==> flow/design.v <==
module compare_and_exchange(
    input [31:0] i1,
    input [31:0] i2,
    input dir,
    input clk,
    input reset,
    input enable,
    output [31:0] o1,
    output  [31:0] o2
    );
    reg [31:0]r1;
    reg [31:0]r2;
   always @(posedge clk)
   begin
   if(reset==0)
   begin
           if(enable==1)
            begin
                 if(dir==1)
                     begin
                        if (i1<i2)
                            begin
                                 r1 <= i1;
                                 r2 <= i2;
                            end
                        else
                             begin
                                 r1 <= i2;
                                 r2 <= i1;
                             end
                       end
                 else if(dir==0)  
                     begin
                        if (i1>i2)
                            begin
                             r1 <= i1;
                             r2 <= i2;
                            end
                        else
                             begin
                                 r1 <= i2;
                                 r2 <= i1;
                              end
                      end
            end
    else if (reset==1)
    begin
    r1<=32'b0;
    r2<=32'b0;
    end
    end
    end
    assign o2=r2; 
  assign o1=r1;
endmodule
module BM4_CAE(
    input [31:0] i1,
    input [31:0] i2,
    input [31:0] i3,
    input [31:0] i4,
    input dir1,
    input dir2,
    input dir3,
    input clk,
    input reset,
    input enable,
    output [31:0] o1,
    output [31:0] o2,
    output [31:0] o3,
    output [31:0] o4
    );
    wire [31:0]r1,r2,r3,r4,r5,r6,r7,r8,r9,r10,r11,r12,r13,r14;
           compare_and_exchange cae1(i1[31:0],i2[31:0],dir1,clk,reset,enable,r1,r2);
           compare_and_exchange cae2(i3[31:0],i4[31:0],dir1,clk,reset,enable,r3,r4);
           compare_and_exchange cae3(r1[31:0],r4[31:0],dir2,clk,reset,enable,r5,r8);
           compare_and_exchange cae4(r2[31:0],r3[31:0],dir2,clk,reset,enable,r6,r7);
           compare_and_exchange cae5(r5[31:0],r6[31:0],dir3,clk,reset,enable,r11,r13);
           compare_and_exchange cae6(r7[31:0],r8[31:0],dir3,clk,reset,enable,r12,r14); 
           assign o1=r11;
           assign o2=r12;
           assign o3=r13;
           assign o4=r14;
    endmodule
module BM8_CAE(
        input [31:0] i1,
        input [31:0] i2,
        input [31:0] i3,
        input [31:0] i4,
        input [31:0] i5,
        input [31:0] i6,
        input [31:0] i7,
        input [31:0] i8,
        input dir1,
        input dir2,
        input dir3,
        input clk,
        input reset,
        input enable,
        output [31:0] o1,
        output [31:0] o2,
        output [31:0] o3,
        output [31:0] o4,
        output [31:0] o5,
        output [31:0] o6,
        output [31:0] o7,
        output [31:0] o8
        );
      wire [31:0] r1,r2 ,r3,r4,r5,r6,r7,r8,r9,r10,r11,r12,r13,r14,r15,r16,r17,r18,r19,r20,r21,r22,r23,r24;   
         compare_and_exchange cae1(i1[31:0],i8[31:0],dir1,clk,reset,enable,r1,r8);
         compare_and_exchange cae2(i2[31:0],i7[31:0],dir1,clk,reset,enable,r2,r7);
         compare_and_exchange cae3(i3[31:0],i6[31:0],dir1,clk,reset,enable,r3,r6);
         compare_and_exchange cae4(i4[31:0],i5[31:0],dir1,clk,reset,enable,r4,r5);
         compare_and_exchange cae6(r1[31:0],r2[31:0],dir2,clk,reset,enable,r9,r10); 
         compare_and_exchange cae7(r3[31:0],r4[31:0],dir2,clk,reset,enable,r11,r12); 
         compare_and_exchange cae8(r5[31:0],r6[31:0],dir2,clk,reset,enable,r13,r14);
         compare_and_exchange cae9(r7[31:0],r8[31:0],dir2,clk,reset,enable,r15,r16);
         compare_and_exchange cae10(r9[31:0],r11[31:0],dir3,clk,reset,enable,r17,r18); 
         compare_and_exchange cae11(r10[31:0],r12[31:0],dir3,clk,reset,enable,r19,r20);
         compare_and_exchange cae12(r13[31:0],r15[31:0],dir3,clk,reset,enable,r21,r22); 
         compare_and_exchange cae13(r14[31:0],r16[31:0],dir3,clk,reset,enable,r23,r24);  
        assign o1=r17;
        assign o2=r18;
        assign o3=r19;
        assign o4=r20;
        assign o5=r21;
        assign o6=r22;
        assign o7=r23;
        assign o8=r24;
      endmodule
module full_CAE(
input [31:0] i1,
input [31:0] i2,
input [31:0] i3,
input [31:0] i4,
input [31:0] i5,
input [31:0] i6,
input [31:0] i7,
input [31:0] i8,
input dir,
input clk,
input reset,
input enable,
output [31:0] o1,
output [31:0] o2,
output [31:0] o3,
output [31:0] o4,
output [31:0] o5,
output [31:0] o6,
output [31:0] o7,
output [31:0] o8
);
wire [31:0] r1,r2 ,r3,r4,r5,r6,r7,r8,r9,r10,r11,r12,r13,r14,r15,r16,r17,r18,r19,r20,r21,r22,r23,r24;
reg [6:1] dq;
always @(posedge clk)
begin
    if (reset==0 && enable==1)
        dq <= {dq[5:1], dir};
end
compare_and_exchange cae1(i1[31:0],i2[31:0],dir,clk,reset,enable,r1,r2);
compare_and_exchange cae2(i3[31:0],i4[31:0],dir,clk,reset,enable,r3,r4);
compare_and_exchange cae3(i5[31:0],i6[31:0],dir,clk,reset,enable,r5,r6);
compare_and_exchange cae4(i7[31:0],i8[31:0],dir,clk,reset,enable,r7,r8);
BM4_CAE a1(r1,r2,r3,r4,dq[1],dq[2],dq[3],clk,reset,enable,r9,r10,r11,r12);
BM4_CAE a2(r5,r6,r7,r8,dq[1],dq[2],dq[3],clk,reset,enable,r13,r14,r15,r16);
BM8_CAE a3(r9,r10,r11,r12,r13,r14,r15,r16,dq[4],dq[5],dq[6],clk,reset,enable,r17,r18,r19,r20,r21,r22,r23,r24);
assign o1=r17;
assign o2=r18;
assign o3=r19;
assign o4=r20;
assign o5=r21;
assign o6=r22;
assign o7=r23;
assign o8=r24;
endmodule
# Tool chain data of full_CAE
# Tool output for the design above before and after an edit, in the order of the flow.
# Lines under "before" count in the file above, lines under "after" in the edited file.
# "change": "after" minus "before" as printed here. "change_rel_pct": 100 x difference / "before".
# Cell names lack the library's common part.
design:
  design: "full_CAE"
  clock: "clk"
  cell_library: "sky130hd"
  lib_corner: "tt_025C_1v80"

# The edit
# The edit as a unified diff against the file above.
# This change comes from a script, not from a designer. The edited design behaves differently; no optimisation was intended.
# begin of diff
@@ -32,5 +32,5 @@
                  else if(dir==0)  
                      begin
-                        if (i1>i2)
+                        if (i1==i2)
                             begin
                              r1 <= i1;
# end of diff

# After elaboration
# Source: Yosys, flattened and elaborated, memories not mapped. Widths are those after wreduce. Registers that Yosys merges into a memory's read port (data or address) are not register bits. Print and check cells do not count. Equal cells are merged and count once.
classes:
  columns: ["element", "before", "after", "change", "change_rel_pct"]
  rows:
  - ["n_cmp", 56, 28, -28, -50.00]
  - ["eq_ne", 0, 28, 28, null]
  - ["muxes", 224, 224, 0, 0.00]
  - ["logic", 1, 1, 0, 0.00]
  - ["reduce_logical", 2, 2, 0, 0.00]
ops:
  columns: ["op", "before", "after", "change", "change_rel_pct"]
  rows:
  - ["> comparator 32 bit", 28, 0, -28, -100.00]
  - ["== test 32 bit", 0, 28, 28, null]
# Unchanged operator kinds not shown: 5.
word_totals:
  columns: ["element", "before", "after", "change", "change_rel_pct"]
  rows:
  - ["register_bits", 1798, 1798, 0, 0.00]
  - ["out_inout_bits", 256, 256, 0, 0.00]
  - ["word_cells", 340, 340, 0, 0.00]

# Logic depth
# Longest topological path by Yosys (ltp), each cell counted once; first at word level (registers and memories cut), then after technology mapping (sequential cells cut; the memories' decode and read muxes count).
depth:
  columns: ["element", "before", "after", "change", "change_rel_pct"]
  rows:
  - ["depth_word", 4, 4, 0, 0.00]
  - ["abc_area", "0", "0", null, null]
  - ["ltp_mapped", 13, 9, -4, -30.77]
  - ["depth_no_buf", 10, 8, -2, -20.00]

# Mapped cells and area
# The flow's flattened synthesis, as Yosys stat reports it; memories are mapped. The netlist is that of the ABC_AREA named above (0 if unset); the other value can give another one.
synth_totals:
  columns: ["element", "before", "after", "change", "change_rel_pct"]
  rows:
  - ["cells", 7236, 6953, -283, -3.91]
  - ["synth_area_um2", 99753.2, 98929.9, -823.3, -0.83]
  - ["seqArea_um2", 53991.8, 53991.8, 0.0, 0.00]
  - ["flip_flops", 1798, 1798, 0, 0.00]
by_type:
  columns: ["cell", "before", "after", "change", "change_rel_pct"]
  rows:
  - ["mux2_1", 37, 408, 371, 1002.70]
  - ["mux2_2", 1523, 1384, -139, -9.13]
  - ["o21ai_0", 163, 71, -92, -56.44]
  - ["nor2_1", 132, 42, -90, -68.18]
  - ["nand2_1", 238, 150, -88, -36.97]
  - ["nand3_1", 48, 133, 85, 177.08]
  - ["buf_4", 20, 102, 82, 410.00]
  - ["buf_2", 87, 6, -81, -93.10]
  - ["a21o_1", 166, 86, -80, -48.19]
  - ["mux2_4", 75, 0, -75, -100.00]
  - ["a22oi_1", 69, 1, -68, -98.55]
  - ["a221oi_1", 56, 1, -55, -98.21]
  - ["a221o_1", 64, 23, -41, -64.06]
  - ["clkbuf_1", 38, 0, -38, -100.00]
  - ["a21oi_1", 294, 331, 37, 12.59]
  - ["and2_1", 7, 41, 34, 485.71]
  - ["o211ai_1", 39, 12, -27, -69.23]
  - ["a2111oi_0", 26, 0, -26, -100.00]
# Unchanged cell types not shown: 5.
# The list need not be complete.
# The figures by module come from a second, unflattened synthesis with its own total; it is not the netlist above.
unflattened:
  columns: ["element", "before", "after", "change", "change_rel_pct"]
  rows:
  - ["hier_cells", 7147, 6979, -168, -2.35]
  - ["area_unflattened_um2", 100985.6, 107607.0, 6621.4, 6.56]
# Rows give one instance, submodules left out.
by_module_before:
  columns: ["mod", "instances", "cells", "area_um2", "seq_area_um2"]
  rows:
  - ["compare_and_exchange", 28, 255, 3599.7, 1921.8]
  - ["full_CAE", 1, 7, 193.9, 180.2]
  - ["BM4_CAE", 2, 0, 0.0, 0.0]
  - ["BM8_CAE", 1, 0, 0.0, 0.0]
by_module_after:
  columns: ["mod", "instances", "cells", "area_um2", "seq_area_um2"]
  rows:
  - ["compare_and_exchange", 28, 249, 3836.2, 1921.8]
  - ["full_CAE", 1, 7, 193.9, 180.2]
  - ["BM4_CAE", 2, 0, 0.0, 0.0]
  - ["BM8_CAE", 1, 0, 0.0, 0.0]

# Timing after synthesis
# Source: OpenSTA report_checks on the synthesized netlist (no wires, ideal clock, input and output delay 20% of the period each), path of least setup slack; recovery checks are left aside. Register names are those of the netlist, which keeps one name where synthesis merged equal registers.
synth_timing:
  columns: ["element", "before", "after", "change", "change_rel_pct"]
  rows:
  - ["path_type", "in2reg", "in2reg", null, null]
  - ["from", "input port reset", "input port reset", null, null]
  - ["to", "register a1.cae1.r1[0]", "register a1.cae1.r1[0]", null, null]
  - ["tclk_ns", 4.5, 4.5, 0.0, 0.00]
  - ["in_delay_ns", 0.900, 0.900, 0.000, 0.00]
  - ["setup_time_ns", 4.266, 4.266, 0.000, null]
  - ["t_first_pin_ns", 0.900, 0.900, 0.000, 0.00]
  - ["t_arrival_ns", 80.139, 80.139, 0.000, 0.00]
  - ["required_time_ns", 0.234, 0.234, 0.000, 0.00]
  - ["slack_ns", -79.905, -79.905, 0.000, null]
  - ["delay_ns", 83.505, 83.505, 0.000, 0.00]
  - ["path_stages", 1, 1, 0, 0.00]
  - ["n_path_buf", 0, 0, 0, null]
  - ["synth_period_reached_ns", 84.405, 84.405, 0.000, 0.00]
# "delay_ns" = arrival - input delay + setup time.
# "path_stages": output pins that drive a net of the path, with the launching flip-flop's if there is one; two outputs of one cell count as two.
# "synth_period_reached_ns" is the clock period less the worst setup slack; recovery checks do not enter. This is arithmetic on one report: input and output delays are still those of the set period (20% each).
# Between the ends stands the longest chain of elaborated cells between them, by number of cells; it is not shown to be the way that was timed. Of several equally long chains one is given.
# Each line given opens the expression or statement behind the cell; cells for indexed reads and writes are added by Yosys, which also makes memories of some case tables.
# A register here has more assigning lines than the two given.
synth_between_before:
  cell_sequence: "nor2b_1"
  elab_chain_cells: 2
  cone_cells: 2
synth_lines_before:
  columns: ["element", "line_no", "text"]
  rows:
  - ["from (decl)", 141, "input reset,"]
  - ["NOT 1 bit", null, null]
  - ["AND reduction 2 bit", null, null]
  - ["to (assign)", 23, "r1 <= i1;"]
  - ["to (assign)", 28, "r1 <= i2;"]
  - ["to (decl)", 11, "reg [31:0]r1;"]
synth_between_after:
  cell_sequence: "nor2b_1"
  elab_chain_cells: 2
  cone_cells: 2
synth_lines_after:
  columns: ["element", "line_no", "text"]
  rows:
  - ["from (decl)", 141, "input reset,"]
  - ["NOT 1 bit", null, null]
  - ["AND reduction 2 bit", null, null]
  - ["to (assign)", 23, "r1 <= i1;"]
  - ["to (assign)", 28, "r1 <= i2;"]
  - ["to (decl)", 11, "reg [31:0]r1;"]

# Timing after layout
# Path of least setup slack in the final report of the runs of set A (OpenROAD, finished layout, wires in). Where an end is a register, its clock arrival counts in the times.
layout_timing:
  columns: ["element", "before", "after", "change", "change_rel_pct"]
  rows:
  - ["path_type", "in2reg", "reg2reg", null, null]
  - ["from", "input port i6[5]", "register a1.cae5.r1[14]", null, null]
  - ["to", "register cae3.r2[24]", "register a3.cae1.r1[27]", null, null]
  - ["tclk_ns", 4.02, 4.02, 0.00, 0.00]
  - ["in_delay_ns", 0.80, null, null, null]
  - ["setup_time_ns", 0.25, 0.27, 0.02, null]
  - ["t_first_pin_ns", 0.80, 0.83, 0.03, 3.75]
  - ["t_arrival_ns", 4.37, 4.17, -0.20, -4.58]
  - ["required_time_ns", 4.60, 4.57, -0.03, -0.65]
  - ["slack_ns", 0.22, 0.40, 0.18, null]
  - ["path_stages", 13, 9, -4, -30.77]
  - ["n_path_buf", 3, 1, -2, -66.67]
# Between the ends stands the longest chain of elaborated cells between them, by number of cells; it is not shown to be the way that was timed. Of several equally long chains one is given.
# A register here has more assigning lines than the two given.
layout_between_before:
  cell_sequence: "clkdlybuf4s50_1 -> inv_1 -> ha_1 -> a21o_1 -> nand3_1 -> a21oi_1 -> a2111oi_0 -> buf_4 -> o21ai_0 -> a211oi_2 -> mux2i_4 -> buf_12 -> mux2_2"
  elab_chain_cells: 4
  cone_cells: 6
layout_lines_before:
  columns: ["element", "line_no", "text"]
  rows:
  - ["from (decl)", 136, "input [31:0] i6,"]
  - ["> comparator 32 bit", 34, "if (i1>i2)"]
  - ["two-way mux 32 bit", 34, null]
  - ["two-way mux 32 bit", 19, "if(dir==1)"]
  - ["two-way mux 32 bit", 17, "if(enable==1)"]
  - ["to (assign)", 24, "r2 <= i2;"]
  - ["to (assign)", 29, "r2 <= i1;"]
  - ["to (decl)", 12, "reg [31:0]r2;"]
layout_between_after:
  cell_sequence: "edfxtp_1 -> ha_1 -> nand4_1 -> nor3_1 -> nand4_1 -> o21a_1 -> a31oi_4 -> buf_12 -> mux2_2"
  elab_chain_cells: 4
  cone_cells: 6
layout_lines_after:
  columns: ["element", "line_no", "text"]
  rows:
  - ["from (decl)", 11, "reg [31:0]r1;"]
  - ["from (assign)", 23, "r1 <= i1;"]
  - ["from (assign)", 28, "r1 <= i2;"]
  - ["less-than comparator 32 bit", 21, "if (i1<i2)"]
  - ["two-way mux 32 bit", 21, null]
  - ["two-way mux 32 bit", 19, "if(dir==1)"]
  - ["two-way mux 32 bit", 17, "if(enable==1)"]
  - ["to (assign)", 23, null]
  - ["to (assign)", 28, null]
  - ["to (decl)", 11, null]

# Layout results
# Runs of the flow (Yosys, OpenROAD) on both versions; the two runs of a pair have the same settings. The constraints put input and output delay at 20% of the set period each and load the outputs with 0.01 pF.
settings_set_A:
  CORE_UTILIZATION: 45
  period_ns: 4.02
  CAP_MARGIN: 20
  CORE_MARGIN: 2
  SLEW_MARGIN: 20
measured_set_A:
  columns: ["element", "before", "after", "change", "change_rel_pct"]
  rows:
  - ["synthArea_um2", 99753.2, 98929.9, -823.3, -0.83]
  - ["design.die.area_um2", 225454.0, 223611.0, -1843.0, -0.82]
  - ["final_stdcell_area_um2", 116891.0, 114839.0, -2052.0, -1.76]
  - ["util_frac", 0.531, 0.524, -0.007, null]
  - ["worst_setup_slack_ns", 0.223, 0.399, 0.176, null]
  - ["tns_setup_ns", 0.000, 0.000, 0.000, null]
  - ["hold_worst_slack_ns", 0.594, 0.588, -0.006, null]
  - ["design_power_uw", 48587, 47722, -865, -1.78]
  - ["period_less_ws_ns", 3.797, 3.621, -0.176, -4.64]
settings_set_B:
  CAP_MARGIN: 15
  CELL_PAD_IN_SITES_GLOBAL_PLACEMENT: 3
  CORE_ASPECT_RATIO: 0.88
  CORE_MARGIN: 9
  CORE_UTILIZATION: 19
  CTS_CLUSTER_SIZE: 13
  MAX_ROUTING_LAYER: "met5"
  PLACE_DENSITY: 0.56
  SETUP_SLACK_MARGIN: 0.74
  SLEW_MARGIN: 5
  period_ns: 5.68
measured_set_B:
  columns: ["element", "before", "after", "change", "change_rel_pct"]
  rows:
  - ["synthArea_um2", 99753.2, 98929.9, -823.3, -0.83]
  - ["design.die.area_um2", 551477.0, 547036.0, -4441.0, -0.81]
  - ["final_stdcell_area_um2", 121241.0, 119608.0, -1633.0, -1.35]
  - ["util_frac", 0.232, 0.231, -0.001, null]
  - ["worst_setup_slack_ns", 1.274, 1.402, 0.128, null]
  - ["tns_setup_ns", 0.000, 0.000, 0.000, null]
  - ["hold_worst_slack_ns", 0.580, 0.589, 0.009, null]
  - ["design_power_uw", 36894, 35134, -1760, -4.77]
  - ["period_less_ws_ns", 4.406, 4.278, -0.128, -2.91]
# "period_less_ws_ns": clock period set for the run, less the worst setup slack. It is reckoned from that one timing run; input and output delays stay at 20% of the period that was set.
# "design_power_uw": no workload was simulated; the value follows from the tool's default switching activity.
